==> flow/design.v <==
`timescale 1ns / 1ps
module button_debounce(
    input clk,
    input rst,
    input button_in,
    output reg button_flag
);
    reg [1:0] sync;           
    reg stable_state;         
    reg [19:0] counter;       
    localparam DEBOUNCE_TIME = 20'd125;    
    always @(posedge clk or posedge rst) begin
        if (rst) begin
            sync <= 2'b11;
            stable_state <= 1'b1;
            button_flag <= 1'b0;
            counter <= 20'd0;
        end else begin
            sync[1] <= sync[0];
            sync[0] <= button_in;
            if (sync[0] == sync[1]) begin
                if (sync[0] != stable_state) begin
                    if (counter == DEBOUNCE_TIME) begin
                        stable_state <= sync[0];
                        if (stable_state == 1'b0) begin
                            button_flag <= 1'b1;
                        end
                    end else begin
                        counter <= counter + 1;
                    end
                end else begin
                    counter <= 0;
                    button_flag <= 1'b0;
                end
            end else begin
                counter <= 0;
            end
        end
    end
endmodule
`timescale 1ns / 1ps
    module LCD_display(
        input clk,
        input rst,
        input update,               
        input [3:0] sw_p,
        input [127:0] line1,        
        input [127:0] line2,        
        input flag_counter,
        output reg rs,
        output reg rw,
        output reg en,
        output reg [7:0] data
    );
        reg [3:0] state;
        reg [27:0] delay_counter;
        reg [4:0] char_index;  
        localparam INIT        = 4'd0;
        localparam DISPLAY_ON  = 4'd1;
        localparam CLEAR_ON    = 4'd2;
        localparam SET_CURSOR1 = 4'd3;
        localparam WRITE_LINE1 = 4'd4;
        localparam SET_CURSOR2 = 4'd5;
        localparam WRITE_LINE2 = 4'd6;
        localparam IDLE        = 4'd7;
        localparam CHECK_UPDATE = 4'd8;  
        always @(posedge clk or posedge rst) begin
            if (rst) begin
                rs <= 0; rw <= 0; en <= 0;
                data <= 8'b0;
                state <= INIT;
                delay_counter <= 0;
                char_index <= 0;
            end else begin
                delay_counter <= delay_counter + 1;
                case (state)
                    INIT: begin
                        if (delay_counter <= 5) begin
                            en <= 1; rs <= 0; rw <= 0; data <= 8'b00111000;  
                        end else if (delay_counter < 10) begin
                            en <= 0;
                        end else begin
                            delay_counter <= 0;
                            state <= DISPLAY_ON;
                        end
                    end
                    DISPLAY_ON: begin
                        if (delay_counter <= 5) begin
                            en <= 1; rs <= 0; rw <= 0; data <= 8'b00001100;  
                        end else if (delay_counter < 10) begin
                            en <= 0;
                        end else begin
                            delay_counter <= 0;
                            state <= CLEAR_ON;
                        end
                    end
                    CLEAR_ON: begin
                        if (delay_counter <= 5) begin
                            en <= 1; rs <= 0; rw <= 0; data <= 8'b00000001;  
                        end else if (delay_counter < 10) begin
                            en <= 0;
                        end else begin
                            delay_counter <= 0;
                            state <= SET_CURSOR1;
                        end
                    end
                    SET_CURSOR1: begin
                        if (delay_counter <= 5) begin
                            en <= 1; rs <= 0; rw <= 0; data <= 8'b10000000;  
                        end else if (delay_counter < 10) begin
                            en <= 0;
                        end else begin
                            delay_counter <= 0;
                            state <= WRITE_LINE1;
                        end
                    end
                    WRITE_LINE1: begin
                        if (char_index < 16) begin
                            if (delay_counter <= 5) begin
                                en <= 1; rs <= 1; rw <= 0; data <= (line1 >> (8 * (15 - char_index))) & 8'hFF;  
                            end else if (delay_counter < 10) begin
                                en <= 0;
                            end else begin
                                delay_counter <= 0;
                                char_index <= char_index + 1;
                            end
                        end else begin
                            delay_counter <= 0;
                            char_index <= 0;
                            state <= SET_CURSOR2;
                        end
                    end
                    SET_CURSOR2: begin
                        if (delay_counter <= 5) begin
                            en <= 1; rs <= 0; rw <= 0; data <= 8'b11000000;  
                        end else if (delay_counter < 10) begin
                            en <= 0;
                        end else begin
                            delay_counter <= 0;
                            state <= WRITE_LINE2;
                        end
                    end
                    WRITE_LINE2: begin
                        if (char_index < 16) begin
                            if (delay_counter <= 5) begin
                                en <= 1; rs <= 1; rw <= 0; data <= (line2 >> (8 * (15 - char_index))) & 8'hFF;  
                            end else if (delay_counter < 10) begin
                                en <= 0;
                            end else begin
                                delay_counter <= 0;
                                char_index <= char_index + 1;
                            end
                        end else begin
                            delay_counter <= 0;
                            char_index <= 0;
                            state <= IDLE;
                        end
                    end
                    IDLE: begin
                        en <= 0;
                        if (update || sw_p[0] || sw_p[1] || sw_p[2] || sw_p[3]) begin
                            state <= CHECK_UPDATE;
                            delay_counter <= 0;
                        end
                        else if (!update || !sw_p[0] || !sw_p[2] || !sw_p[3]) begin
                            state <= CHECK_UPDATE;
                            delay_counter <= 0;
                        end
                    end
                    CHECK_UPDATE: begin
                       if(delay_counter >= 1250) begin
                         state <= CLEAR_ON;
                         delay_counter <= 0;
                        end
                    end
                endcase
            end
        end
    endmodule
`timescale 1ns / 1ps
module top_button_handler(
    input wire clk,
    input wire rst,
    input wire [3:0] btn,                
    input wire [3:0] sw_p,               
    input wire sw_au,                    
    input wire update_money,
    output reg [3:0] seg_0_data,         
    output reg [3:0] seg_1_data,         
    output reg [3:0] seg_2_data,         
    output reg [3:0] seg_3_data,          
    output wire rs, rw, en,
    output reg [3:0] led,
    output wire [7:0] data
);
    localparam SHOW_TIME = 62500;        
    localparam SHOW_STEP = 12500;        
    reg [7:0] product_count_ready[4:0];  
    reg [7:0] money;                
    reg [7:0] price[4:0];               
    reg [7:0] price_to_pay;                
    reg [7:0] unit;                
    reg [7:0] dozen;                
    reg [7:0] product_count_current;       
    reg [7:0] selected_product;            
    reg [3:0] flag_led;
    integer i;                           
    reg [127:0] lcd_line1;               
    reg [127:0] lcd_line2;                
    reg [31:0] counter;
    reg [1:0] flag_counter;
    reg [7:0] count_down;
    reg [7:0] pcc_n;                     
    reg [7:0] ptp_n;                     
    reg [7:0] unit_n;
    reg [7:0] dozen_n;
    reg [7:0] pcr_n;                     
    wire btn0_flag, btn1_flag, btn2_flag, btn3_flag;
    button_debounce db0 (.clk(clk), .rst(rst), .button_in(btn[0]), .button_flag(btn0_flag));
    button_debounce db1 (.clk(clk), .rst(rst), .button_in(btn[1]), .button_flag(btn1_flag));
    button_debounce db2 (.clk(clk), .rst(rst), .button_in(btn[2]), .button_flag(btn2_flag));
    button_debounce db3 (.clk(clk), .rst(rst), .button_in(btn[3]), .button_flag(btn3_flag));
    LCD_display lcd_inst (
        .clk(clk),
        .rst(rst),
        .line1(lcd_line1),
        .line2(lcd_line2),
        .rs(rs),
        .rw(rw),
        .en(en),
        .data(data),
        .update(sw_au),
        .sw_p(sw_p),
        .flag_counter(flag_counter[0])
    );
    always @(posedge clk) begin
        case (sw_p)
            4'b0001: begin
                selected_product <= 8'd0;  
                flag_led <= 4'b0001;
            end
            4'b0010: begin
                selected_product <= 8'd1;  
                flag_led <= 4'b0010;
            end
            4'b0100: begin
                selected_product <= 8'd2;  
                flag_led <= 4'b0100;
            end
            4'b1000: begin
                selected_product <= 8'd3;  
                flag_led <= 4'b1000;
            end
            4'b0000: begin
                selected_product <= 8'd4;
                flag_led <= 4'b0000;
            end
            default: begin
                selected_product <= 8'd5;  
                flag_led <= 4'b0000;
            end
        endcase
    end
    always @(posedge clk or posedge rst) begin
        if (rst) begin
            money <= 8'd0;
            price[0] <= 8'd0;  
            price[1] <= 8'd0;  
            price[2] <= 8'd0;  
            price[3] <= 8'd0;  
            price[4] <= 8'd0;  
            counter <= 32'd0;
            flag_counter <= 2'd0;
            product_count_current <= 8'd0;
            price_to_pay <= 8'd0;
            count_down <= 8'd0;
            unit <= 8'd0;
            dozen <= 8'd0;
            for (i = 0; i <= 4; i = i + 1) begin
                product_count_ready[i] <= 8'd0;  
            end
            lcd_line1 <= 128'd0;
            lcd_line2 <= 128'd0;
            seg_0_data <= 4'd0;
            seg_1_data <= 4'd0;
            seg_2_data <= 4'd0;
            seg_3_data <= 4'd0;
            led <= 4'd0;
            pcc_n = 8'd0;
            ptp_n = 8'd0;
            unit_n = 8'd0;
            dozen_n = 8'd0;
            pcr_n = 8'd0;
        end else begin
            pcc_n = product_count_current;
            ptp_n = price_to_pay;
            unit_n = unit;
            dozen_n = dozen;
            pcr_n = 8'd0;
            seg_0_data <= money % 10;
            seg_1_data <= (money / 10) % 10;
            seg_2_data <= (money / 100) % 10;
            seg_3_data <= (money / 1000) % 10;
            if (sw_au == 0) begin
                if (selected_product != 4 && selected_product != 5) begin
                    pcr_n = product_count_ready[selected_product];
                    if(flag_counter == 1) begin
                         lcd_line1 <= {8'h20, 8'h20, 8'h20, 8'h20, 8'h53, 8'h55, 8'h43, 8'h43, 8'h45, 8'h53, 8'h53, 8'h21, 8'h20, 8'h20, 8'h20, 8'h20};
                         lcd_line2 <= {8'h20, 8'h20, 8'h20, 8'h20, 8'h20, 8'h20, 8'h20, 8'h36 - count_down, 8'h20, 8'h20, 8'h20, 8'h20, 8'h20, 8'h20, 8'h20, 8'h20};
                         if(counter < SHOW_TIME) begin
                            if (counter % SHOW_STEP == 0) begin
                                count_down <= count_down + 1;
                                if (led != 4'b0000)
                                    led <= 4'b0000;
                                else led <= flag_led;
                            end
                            counter <= counter + 1;
                         end else begin
                            counter <= 0;
                            flag_counter <= 0;
                            count_down <= 0;
                            led <= 4'b0000;
                         end
                    end else if (flag_counter == 2) begin
                        lcd_line1 <= {8'h4E, 8'h4F, 8'h54, 8'h20, 8'h45, 8'h4E, 8'h4F, 8'h55, 8'h47, 8'h48, 8'h20, 8'h4D, 8'h4F, 8'h4E, 8'h45, 8'h59};
                        lcd_line2 <= {8'h20, 8'h20, 8'h20, 8'h20, 8'h20, 8'h20, 8'h20, 8'h36 - count_down, 8'h20, 8'h20, 8'h20, 8'h20, 8'h20, 8'h20, 8'h20, 8'h20};
                        if(counter < SHOW_TIME) begin
                             if (counter % SHOW_STEP == 0)
                               count_down <= count_down + 1;
                            counter <= counter + 1;
                         end else begin
                            counter <= 0;
                            flag_counter <= 0;
                            count_down <= 0;
                         end
                       end
                    if (btn0_flag) begin
                        if (pcc_n < 9 && pcc_n < pcr_n)
                            pcc_n = pcc_n + 1;
                        ptp_n = price[selected_product] * pcc_n;
                        unit_n = ptp_n % 10;
                        dozen_n = ptp_n / 10;
                    end
                    if (btn1_flag) begin
                        if (pcc_n > 0)
                            pcc_n = pcc_n - 1;
                        ptp_n = price[selected_product] * pcc_n;
                        unit_n = ptp_n % 10;
                        dozen_n = ptp_n / 10;
                    end
                    if (btn2_flag && pcr_n > 0) begin
                         if (money >= ptp_n && pcc_n > 0) begin
                             money <= money - ptp_n;
                             pcr_n = pcr_n - pcc_n;
                             product_count_ready[selected_product] <= pcr_n;
                             pcc_n = 0;
                             ptp_n = 0;
                             unit_n = 0;
                             dozen_n = 0;
                             flag_counter <= 1;
                         end
                         else if (pcc_n > 0) flag_counter <= 2;
                    end
                    if (flag_counter == 0) begin
                        lcd_line1 <= {8'h52, 8'h65, 8'h61, 8'h64, 8'h79, 8'h3A, 8'h30 + pcr_n,   
                                     8'h20, 8'h50, 8'h72, 8'h69, 8'h63, 8'h65, 8'h3A, 8'h30 + price[selected_product], 8'h20};   
                        if (ptp_n < 10) begin
                            lcd_line2 <= {8'h43, 8'h6F, 8'h75, 8'h6E, 8'h74, 8'h3A, 8'h30 + pcc_n,   
                                        8'h20, 8'h50, 8'h72, 8'h69, 8'h63, 8'h65, 8'h3A, 8'h30 + ptp_n, 8'h20};   
                        end
                        else begin
                            lcd_line2 <= {8'h43, 8'h6F, 8'h75, 8'h6E, 8'h74, 8'h3A, 8'h30 + pcc_n,   
                                        8'h20, 8'h50, 8'h72, 8'h69, 8'h63, 8'h65, 8'h3A, 8'h30 + dozen_n , 8'h30 + unit_n};   
                        end
                    end
                end
                else if(selected_product == 4) begin  
                    if (btn0_flag && money < 9995) money <= money + 5;
                    if (btn1_flag && money < 9990) money <= money + 10;
                    if (btn2_flag) money <= 0;
                    lcd_line1 <= {8'h50, 8'h31, 8'h3A, 8'h30 + price[0], 8'h24, 8'h5F, 8'h30 + product_count_ready[0],  
                                 8'h20, 8'h20,
                                 8'h50, 8'h32, 8'h3A, 8'h30 + price[1], 8'h24, 8'h5F, 8'h30 + product_count_ready[1]};   
                    lcd_line2 <= {8'h50, 8'h33, 8'h3A, 8'h30 + price[2], 8'h24, 8'h5F, 8'h30 + product_count_ready[2],  
                                 8'h20, 8'h20,
                                 8'h50, 8'h34, 8'h3A, 8'h30 + price[3], 8'h24, 8'h5F, 8'h30 + product_count_ready[3]};   
                end
                else if(selected_product == 5) begin  
                    lcd_line1 <= {8'h4F, 8'h4E, 8'h4C, 8'h59, 8'h5F, 8'h31, 8'h5F, 8'h53, 8'h57, 8'h49, 8'h54, 8'h43, 8'h48, 8'h5F, 8'h4F, 8'h4E};
                    lcd_line2 <= {8'h20, 8'h20, 8'h20, 8'h20, 8'h20, 8'h20, 8'h20,
                                 8'h20, 8'h20, 8'h20, 8'h20, 8'h20, 8'h20, 8'h20, 8'h20, 8'h20};
                end
            end else begin
                 pcc_n = 8'd0;
                 ptp_n = 8'd0;
                if (selected_product != 4 && selected_product != 5) begin
                    if (btn0_flag) begin
                        if (price[selected_product] < 9)
                            price[selected_product] <= price[selected_product] + 1;
                    end
                    else if (btn1_flag) begin
                         if (price[selected_product] > 1)
                            price[selected_product] <= price[selected_product] - 1;
                    end
                    else if (btn2_flag) begin
                        if (product_count_ready[selected_product] < 9) begin
                            product_count_ready[selected_product] <= product_count_ready[selected_product] + 1;
                        end
                    end
                    else if (btn3_flag) begin
                        price[selected_product] <= 0;
                        product_count_ready[selected_product] <= 0;
                    end
                    lcd_line1 <= {8'h20, 8'h20, 8'h41, 8'h44, 8'h4D, 8'h49, 8'h4E, 8'h20, 8'h4D, 8'h4F, 8'h44, 8'h45, 8'h20, 8'h31 + selected_product, 8'h20, 8'h20};
                    lcd_line2 <= {8'h50, 8'h72, 8'h69, 8'h63, 8'h65, 8'h3A, 8'h30 + price[selected_product], 8'h24,  
                                  8'h20, 8'h20, 8'h20,  
                                  8'h4E, 8'h75, 8'h6D, 8'h3A, 8'h30 + product_count_ready[selected_product]};  
                end
                 else begin
                     lcd_line1 <= {8'h20, 8'h20, 8'h41, 8'h44, 8'h4D, 8'h49, 8'h4E,
                                   8'h20, 8'h4D, 8'h4F, 8'h44, 8'h45, 8'h20, 8'h20, 8'h20, 8'h20};
                     lcd_line2 <= {8'h20, 8'h20, 8'h20, 8'h20, 8'h20, 8'h20, 8'h20,
                                   8'h20, 8'h20, 8'h20, 8'h20, 8'h20, 8'h20, 8'h20, 8'h20, 8'h20};
                 end
            end
            product_count_current <= pcc_n;
            price_to_pay <= ptp_n;
            unit <= unit_n;
            dozen <= dozen_n;
        end
    end
endmodule
# --- Step by step through the tools: top_button_handler ---
# Each step is given for the RTL above and for the edited RTL.
# "before" refers to lines of the RTL above, "after" to lines of the edited file.
# "diff" is "after" less "before", of the values as shown; "change_rel_pct" is that difference over "before", in percent.
# Operators carry their Yosys type and port widths (W data, S select, Z words).
# Library cell names are shortened.
design:
  design: "top_button_handler"
  clock: "clk"
  library: "sky130hd"
  corner: "tt_025C_1v80"

# --- Edit of the RTL ---
# Unified diff, file above to edited file.
# The edited RTL no longer does the same as the RTL above: the edit was made by script, with no optimisation intended.
# begin of diff
@@ -10,11 +10,6 @@
     reg [19:0] counter;       
     localparam DEBOUNCE_TIME = 20'd125;    
-    always @(posedge clk or posedge rst) begin
-        if (rst) begin
-            sync <= 2'b11;
-            stable_state <= 1'b1;
-            button_flag <= 1'b0;
-            counter <= 20'd0;
-        end else begin
+    always @(posedge clk) begin
+        begin
             sync[1] <= sync[0];
             sync[0] <= button_in;
# end of diff

# --- Elaborated design ---
# Yosys after proc, flatten, opt, wreduce and memory -nomap, before mapping. Print and check cells are not counted.
word_totals:
  columns: ["element", "before", "after", "diff", "change_rel_pct"]
  rows:
  - ["register_bits", 589, 589, 0, 0.00]
classes:
  columns: ["element", "before", "after", "diff", "change_rel_pct"]
  rows:
  - ["n_mux", 300, 284, -16, -5.33]
  - ["div_mod_pow", 12, 12, 0, 0.00]
  - ["reduce_logical", 81, 85, 4, 4.94]
  - ["mul", 2, 2, 0, 0.00]
  - ["cmp", 17, 17, 0, 0.00]
  - ["eq_ne", 100, 96, -4, -4.00]
  - ["n_logic", 1, 1, 0, 0.00]
  - ["shifts", 2, 2, 0, 0.00]
  - ["add_sub_neg", 36, 36, 0, 0.00]
op_table:
  columns: ["operator", "before", "after", "diff", "change_rel_pct"]
  rows:
  - ["$mux W20", 12, 0, -12, -100.00]
  - ["$mux W1", 20, 16, -4, -20.00]
  - ["$ne A3 B3 Y1 const B", 16, 12, -4, -25.00]
  - ["$reduce_and A2 Y1", 4, 8, 4, 100.00]
  - ["$mux W8", 204, 204, 0, 0.00]
  - ["$ne A2 B2 Y1 const B", 35, 35, 0, 0.00]
  - ["$mux W4", 18, 18, 0, 0.00]
  - ["$add A6 B8 Y8 const A", 16, 16, 0, 0.00]
  - ["$reduce_bool A2 Y1", 16, 16, 0, 0.00]
  - ["$mux W128", 14, 14, 0, 0.00]
  - ["$ne A2 B1 Y1 const B", 14, 14, 0, 0.00]
  - ["$reduce_and A3 Y1", 10, 10, 0, 0.00]
  - ["$logic_or A1 B1 Y1", 7, 7, 0, 0.00]
  - ["$logic_and A1 B1 Y1", 6, 6, 0, 0.00]
  - ["$mux W2", 6, 6, 0, 0.00]
  - ["$mux W28", 6, 6, 0, 0.00]
  - ["$reduce_and A10 Y1", 6, 6, 0, 0.00]
  - ["$reduce_bool A3 Y1", 6, 6, 0, 0.00]
  - ["$eq A4 B3 Y1 const B", 5, 5, 0, 0.00]
  - ["$reduce_and A9 Y1", 5, 5, 0, 0.00]
  - ["$add A20 B1 Y20 const B", 4, 4, 0, 0.00]
  - ["$add A8 B1 Y8 const B", 4, 4, 0, 0.00]
  - ["$eq A1 B1 Y1", 4, 4, 0, 0.00]
  - ["$eq A20 B7 Y1 const B", 4, 4, 0, 0.00]
  - ["$gt A8 B1 Y1 const B", 4, 4, 0, 0.00]
  - ["$logic_not A1 Y1", 4, 4, 0, 0.00]
  - ["$lt A8 B4 Y1 const B", 4, 4, 0, 0.00]
  - ["$mux W5", 4, 4, 0, 0.00]
# Not every row of either side is listed.

# --- Logic depth ---
# Longest topological path by Yosys (ltp), each cell counted once; first at word level (registers and memories cut), then after technology mapping (sequential cells cut; the memories' decode and read muxes count).
logic_depth:
  columns: ["element", "before", "after", "diff", "change_rel_pct"]
  rows:
  - ["word_depth", 33, 33, 0, 0.00]
  - ["abc_area", "0", "0", null, null]
  - ["mapped_depth", 80, 82, 2, 2.50]
  - ["depth_no_buf", 67, 65, -2, -2.99]

# --- Mapped cells and area ---
# Source: synth_stat.txt of the flow (Yosys; design flattened, memories mapped). It holds for the ABC_AREA given above (unset counts as 0); a run with the other value may have another netlist.
by_type:
  columns: ["cell", "before", "after", "diff", "change_rel_pct"]
  rows:
  - ["dfxtp_1", 7, 95, 88, 1257.14]
  - ["dfrtp_1", 453, 369, -84, -18.54]
  - ["nand2_1", 484, 455, -29, -5.99]
  - ["nand3_1", 125, 144, 19, 15.20]
  - ["nor2_1", 547, 562, 15, 2.74]
  - ["or3_1", 45, 30, -15, -33.33]
  - ["and2_1", 52, 65, 13, 25.00]
  - ["o21ai_1", 31, 43, 12, 38.71]
  - ["dfstp_2", 14, 2, -12, -85.71]
  - ["mux2i_1", 104, 93, -11, -10.58]
  - ["a21oi_1", 301, 291, -10, -3.32]
  - ["o31a_1", 12, 2, -10, -83.33]
  - ["inv_1", 173, 164, -9, -5.20]
  - ["nor3_1", 90, 99, 9, 10.00]
  - ["a31oi_1", 64, 72, 8, 12.50]
  - ["edfxtp_1", 0, 8, 8, null]
  - ["xor2_1", 130, 137, 7, 5.38]
  - ["o2111ai_1", 14, 7, -7, -50.00]
# Not every row of either side is listed.
synth_totals:
  columns: ["element", "before", "after", "diff", "change_rel_pct"]
  rows:
  - ["yosys_area_um2", 38245.4, 37382.1, -863.3, -2.26]
  - ["stdcells", 4642, 4609, -33, -0.71]
  - ["seq_area_um2", 11843.9, 11428.5, -415.4, -3.51]
  - ["ff_cells", 474, 474, 0, 0.00]
  - ["buffers", 257, 265, 8, 3.11]
# The figures by module come from a second, unflattened synthesis with its own total; it is not the netlist above.
unflattened:
  columns: ["element", "before", "after", "diff", "change_rel_pct"]
  rows:
  - ["cells_unflattened", 4888, 4856, -32, -0.65]
  - ["hier_area_um2", 41110.7, 40495.1, -615.6, -1.50]
# Rows give one instance, submodules left out.
modules_before:
  columns: ["module", "n_cells", "mod_area_um2", "n_inst"]
  rows:
  - ["top_button_handler", 3921, 31179.9, 1]
  - ["button_debounce", 127, 1287.5, 4]
  - ["LCD_display", 459, 4780.8, 1]
modules_after:
  columns: ["module", "n_cells", "mod_area_um2", "n_inst"]
  rows:
  - ["top_button_handler", 3921, 31179.9, 1]
  - ["LCD_display", 459, 4780.8, 1]
  - ["button_debounce", 119, 1133.6, 4]

# --- Worst setup path after synthesis ---
# Source: OpenSTA report_checks on the synthesized netlist (no wires, ideal clock, input and output delay 20% of the period each), path of least setup slack; recovery checks are left aside. Register names are those of the netlist, which keeps one name where synthesis merged equal registers.
synth_path:
  columns: ["element", "before", "after", "diff", "change_rel_pct"]
  rows:
  - ["path_type", "reg2reg", "reg2reg", null, null]
  - ["start", "reg counter[29]", "reg counter[28]", null, null]
  - ["end", "reg count_down[4]", "reg count_down[0]", null, null]
  - ["launch_ns", 0.000, 0.000, 0.000, null]
  - ["stages", 74, 74, 0, 0.00]
  - ["arrival_time_ns", 17.814, 18.038, 0.224, 1.26]
  - ["clock_period_ns", 22.0, 22.0, 0.0, 0.00]
  - ["setup_time_ns", 0.078, 0.125, 0.047, null]
  - ["setup_slack_ns", 4.108, 3.838, -0.270, null]
  - ["delay_ns", 17.892, 18.163, 0.271, 1.51]
  - ["n_path_buf", 10, 9, -1, -10.00]
  - ["synth_period_reached_ns", 17.892, 18.162, 0.270, 1.51]
# "delay_ns" = arrival - input delay + setup time.
# "stages" counts driving pins, that of a launching flip-flop among them; a cell with two outputs on the path counts twice.
# "synth_period_reached_ns" = period - worst setup slack (recovery checks aside). The figure is calculated, with input and output delays left at 20% of the set period.
# Between the ends stands the longest chain of elaborated cells between them, by number of cells; it is not shown to be the way that was timed. Of several equally long chains one is given.
# A line is the first line of the expression or statement that the cell stems from. Yosys adds cells for indexed reads and writes and turns some case tables into memories.
# A register here has more assigning lines than the two given.
synth_via_before:
  cell_sequence: "dfrtp_1 > buf_2 > nor4_4 > o21a_1 > buf_4 > o211a_4 > nand4_4 > a211oi_2 > mux2_2 > o211ai_2 > buf_4 > o21ai_2 > mux2_2 > o31ai_4 > o21ai_2 > or3_1 > and3_1 > a31oi_2 > (+38 left out) > mux2_2 > o31ai_2 > o21ai_1 > a31oi_1 > xnor2_1 > a31oi_2 > nor2_1 > a21oi_2 > mux2i_1 > xnor2_1 > a2111o_1 > o22a_1 > o22ai_1 > o2111a_2 > a21oi_1 > buf_6 > or4_1 > a21oi_1"
  elab_chain_cells: 6
  cells_between: 7
  cone_classes: "div: 1; compare: 1; mux: 4; reduce/logical: 1"
synth_rtl_before:
  columns: ["element", "line_no", "source"]
  rows:
  - ["start: declaration", 210, "reg [31:0] counter;"]
  - ["start: assignment", 317, "counter <= counter + 1;"]
  - ["start: assignment", 330, "counter <= counter + 1;"]
  - ["$mod A32 B14 Y32", 328, "if (counter % SHOW_STEP == 0)"]
  - ["$logic_not A32 Y1", 328, null]
  - ["$mux W8", 328, null]
  - ["$mux W8", 327, "if(counter < SHOW_TIME) begin"]
  - ["$mux W8", 324, "end else if (flag_counter == 2) begin"]
  - ["$mux W8", 307, "if(flag_counter == 1) begin"]
  - ["end: assignment", 312, "count_down <= count_down + 1;"]
  - ["end: assignment", 329, "count_down <= count_down + 1;"]
  - ["end: declaration", 212, "reg [7:0] count_down;"]
synth_via_after:
  cell_sequence: "dfrtp_1 > buf_2 > or4_1 > buf_2 > o211a_2 > mux2_2 > a2111oi_4 > o221ai_1 > xor2_1 > nand2_2 > a31o_4 > buf_6 > a311oi_1 > a31oi_1 > a22o_1 > a32o_1 > o41ai_2 > mux2_2 > (+38 left out) > a21oi_1 > nor3b_1 > and4bb_1 > and3b_1 > buf_2 > o21ba_1 > buf_2 > or4_1 > a22oi_2 > o21ai_1 > a211oi_1 > o32ai_2 > mux2_1 > a31o_2 > nand2_1 > buf_4 > nor2_1 > mux2_2"
  elab_chain_cells: 6
  cells_between: 7
  cone_classes: "div: 1; compare: 1; mux: 4; reduce/logical: 1"
synth_rtl_after:
  columns: ["element", "line_no", "source"]
  rows:
  - ["start: declaration", 205, "reg [31:0] counter;"]
  - ["start: assignment", 312, "counter <= counter + 1;"]
  - ["start: assignment", 325, "counter <= counter + 1;"]
  - ["$mod A32 B14 Y32", 323, "if (counter % SHOW_STEP == 0)"]
  - ["$logic_not A32 Y1", 323, null]
  - ["$mux W8", 323, null]
  - ["$mux W8", 322, "if(counter < SHOW_TIME) begin"]
  - ["$mux W8", 319, "end else if (flag_counter == 2) begin"]
  - ["$mux W8", 302, "if(flag_counter == 1) begin"]
  - ["end: assignment", 307, "count_down <= count_down + 1;"]
  - ["end: assignment", 324, "count_down <= count_down + 1;"]
  - ["end: declaration", 207, "reg [7:0] count_down;"]

# --- Path in the finished layout ---
# Path of least setup slack in the final report of the runs of pair A (OpenROAD, finished layout, wires in). Where an end is a register, its clock arrival counts in the times.
layout_path:
  columns: ["element", "before", "after", "diff", "change_rel_pct"]
  rows:
  - ["path_type", "reg2reg", "reg2reg", null, null]
  - ["start", "reg counter[24]", "reg counter[29]", null, null]
  - ["end", "reg count_down[4]", "reg count_down[0]", null, null]
  - ["n_path_buf", 5, 5, 0, 0.00]
  - ["clock_period_ns", 22.0, 22.0, 0.0, 0.00]
  - ["launch_ns", 0.64, 0.61, -0.03, -4.69]
  - ["arrival_time_ns", 21.09, 21.02, -0.07, -0.33]
  - ["setup_time_ns", 0.07, 0.11, 0.04, null]
  - ["setup_slack_ns", 1.47, 1.46, -0.01, null]
  - ["stages", 69, 71, 2, 2.90]
# Between the ends stands the longest chain of elaborated cells between them, by number of cells; it is not shown to be the way that was timed. Of several equally long chains one is given.
# A register here has more assigning lines than the two given.
layout_via_before:
  cell_sequence: "dfrtp_1 > o211ai_2 > o21ai_2 > mux2_2 > o41ai_2 > o21ai_0 > o211ai_1 > o21ai_2 > o21ai_4 > mux2_2 > o31ai_4 > o221ai_1 > a22oi_1 > nor2_4 > a31oi_2 > or4b_4 > o31ai_4 > buf_4 > (+33 left out) > a211o_1 > a22oi_2 > or4_1 > o221a_2 > a22oi_1 > o31ai_2 > a31oi_1 > o21ai_1 > a222oi_1 > xnor2_1 > a2111o_1 > o22a_1 > o22ai_1 > o2111a_2 > a21oi_1 > buf_4 > or4_1 > a21oi_1"
  elab_chain_cells: 6
  cells_between: 7
  cone_classes: "div: 1; compare: 1; mux: 4; reduce/logical: 1"
layout_rtl_before:
  columns: ["element", "line_no", "source"]
  rows:
  - ["start: declaration", 210, "reg [31:0] counter;"]
  - ["start: assignment", 317, "counter <= counter + 1;"]
  - ["start: assignment", 330, "counter <= counter + 1;"]
  - ["$mod A32 B14 Y32", 328, "if (counter % SHOW_STEP == 0)"]
  - ["$logic_not A32 Y1", 328, null]
  - ["$mux W8", 328, null]
  - ["$mux W8", 327, "if(counter < SHOW_TIME) begin"]
  - ["$mux W8", 324, "end else if (flag_counter == 2) begin"]
  - ["$mux W8", 307, "if(flag_counter == 1) begin"]
  - ["end: assignment", 312, "count_down <= count_down + 1;"]
  - ["end: assignment", 329, "count_down <= count_down + 1;"]
  - ["end: declaration", 212, "reg [7:0] count_down;"]
layout_via_after:
  cell_sequence: "dfrtp_1 > or4_1 > o211a_2 > mux2_2 > a2111oi_4 > buf_4 > or4_1 > nand3_1 > o22ai_4 > a311oi_1 > a311oi_4 > and4_1 > a211oi_2 > a32o_1 > o41ai_2 > mux2_2 > o21a_1 > a311oi_2 > (+35 left out) > o21ai_2 > buf_4 > nand2_1 > or4_1 > a21oi_1 > and3b_1 > o21ba_1 > nand3_1 > a31o_2 > a22oi_2 > o21ai_1 > a211oi_1 > o32ai_2 > mux2_1 > a31o_2 > nand2_1 > nor2_1 > mux2_2"
  elab_chain_cells: 6
  cells_between: 7
  cone_classes: "div: 1; compare: 1; mux: 4; reduce/logical: 1"
layout_rtl_after:
  columns: ["element", "line_no", "source"]
  rows:
  - ["start: declaration", 205, "reg [31:0] counter;"]
  - ["start: assignment", 312, "counter <= counter + 1;"]
  - ["start: assignment", 325, "counter <= counter + 1;"]
  - ["$mod A32 B14 Y32", 323, "if (counter % SHOW_STEP == 0)"]
  - ["$logic_not A32 Y1", 323, null]
  - ["$mux W8", 323, null]
  - ["$mux W8", 322, "if(counter < SHOW_TIME) begin"]
  - ["$mux W8", 319, "end else if (flag_counter == 2) begin"]
  - ["$mux W8", 302, "if(flag_counter == 1) begin"]
  - ["end: assignment", 307, "count_down <= count_down + 1;"]
  - ["end: assignment", 324, "count_down <= count_down + 1;"]
  - ["end: declaration", 207, "reg [7:0] count_down;"]

# --- Measured runs ---
# Runs of the flow (Yosys, OpenROAD) on both versions; the two runs of a pair have the same settings. The constraints put input and output delay at 20% of the set period each and load the outputs with 0.01 pF.
flow_settings_pair_A:
  period_ns: 22.0
  CAP_MARGIN: 20
  CORE_MARGIN: 2
  CORE_UTILIZATION: 40
  SLEW_MARGIN: 20
measured_pair_A:
  columns: ["element", "before", "after", "diff", "change_rel_pct"]
  rows:
  - ["synth_chip_area_um2", 38245.4, 37382.1, -863.3, -2.26]
  - ["worst_setup_slack_ns", 1.475, 1.458, -0.017, null]
  - ["design.die.area_um2", 98103.6, 95917.2, -2186.4, -2.23]
  - ["finalUtil_pct", 44.4, 44.5, 0.1, null]
  - ["achieved_period_ns", 20.525, 20.542, 0.017, 0.08]
flow_settings_pair_B:
  ABC_AREA: 1
  CAP_MARGIN: 20
  CELL_PAD_IN_SITES_GLOBAL_PLACEMENT: 2
  CORE_MARGIN: 5
  CORE_UTILIZATION: 39
  CTS_CLUSTER_DIAMETER: 282
  GPL_ROUTABILITY_DRIVEN: 1
  MIN_ROUTING_LAYER: "met2"
  PLACE_DENSITY: 0.57
  SETUP_SLACK_MARGIN: -1.22
  TNS_END_PERCENT: 40
  period_ns: 14.1
  SLEW_MARGIN: 20
measured_pair_B:
  columns: ["element", "before", "after", "diff", "change_rel_pct"]
  rows:
  - ["synth_chip_area_um2", 38275.5, 38946.1, 670.6, 1.75]
  - ["worst_setup_slack_ns", -1.477, -1.302, 0.175, null]
  - ["design.die.area_um2", 104507.0, 106283.0, 1776.0, 1.70]
  - ["finalUtil_pct", 48.6, 48.9, 0.3, null]
  - ["achieved_period_ns", 15.577, 15.402, -0.175, -1.12]
# "achieved_period_ns" is the run's clock period less its worst setup slack. It is reckoned from that one timing run; input and output delays stay at 20% of the period that was set.
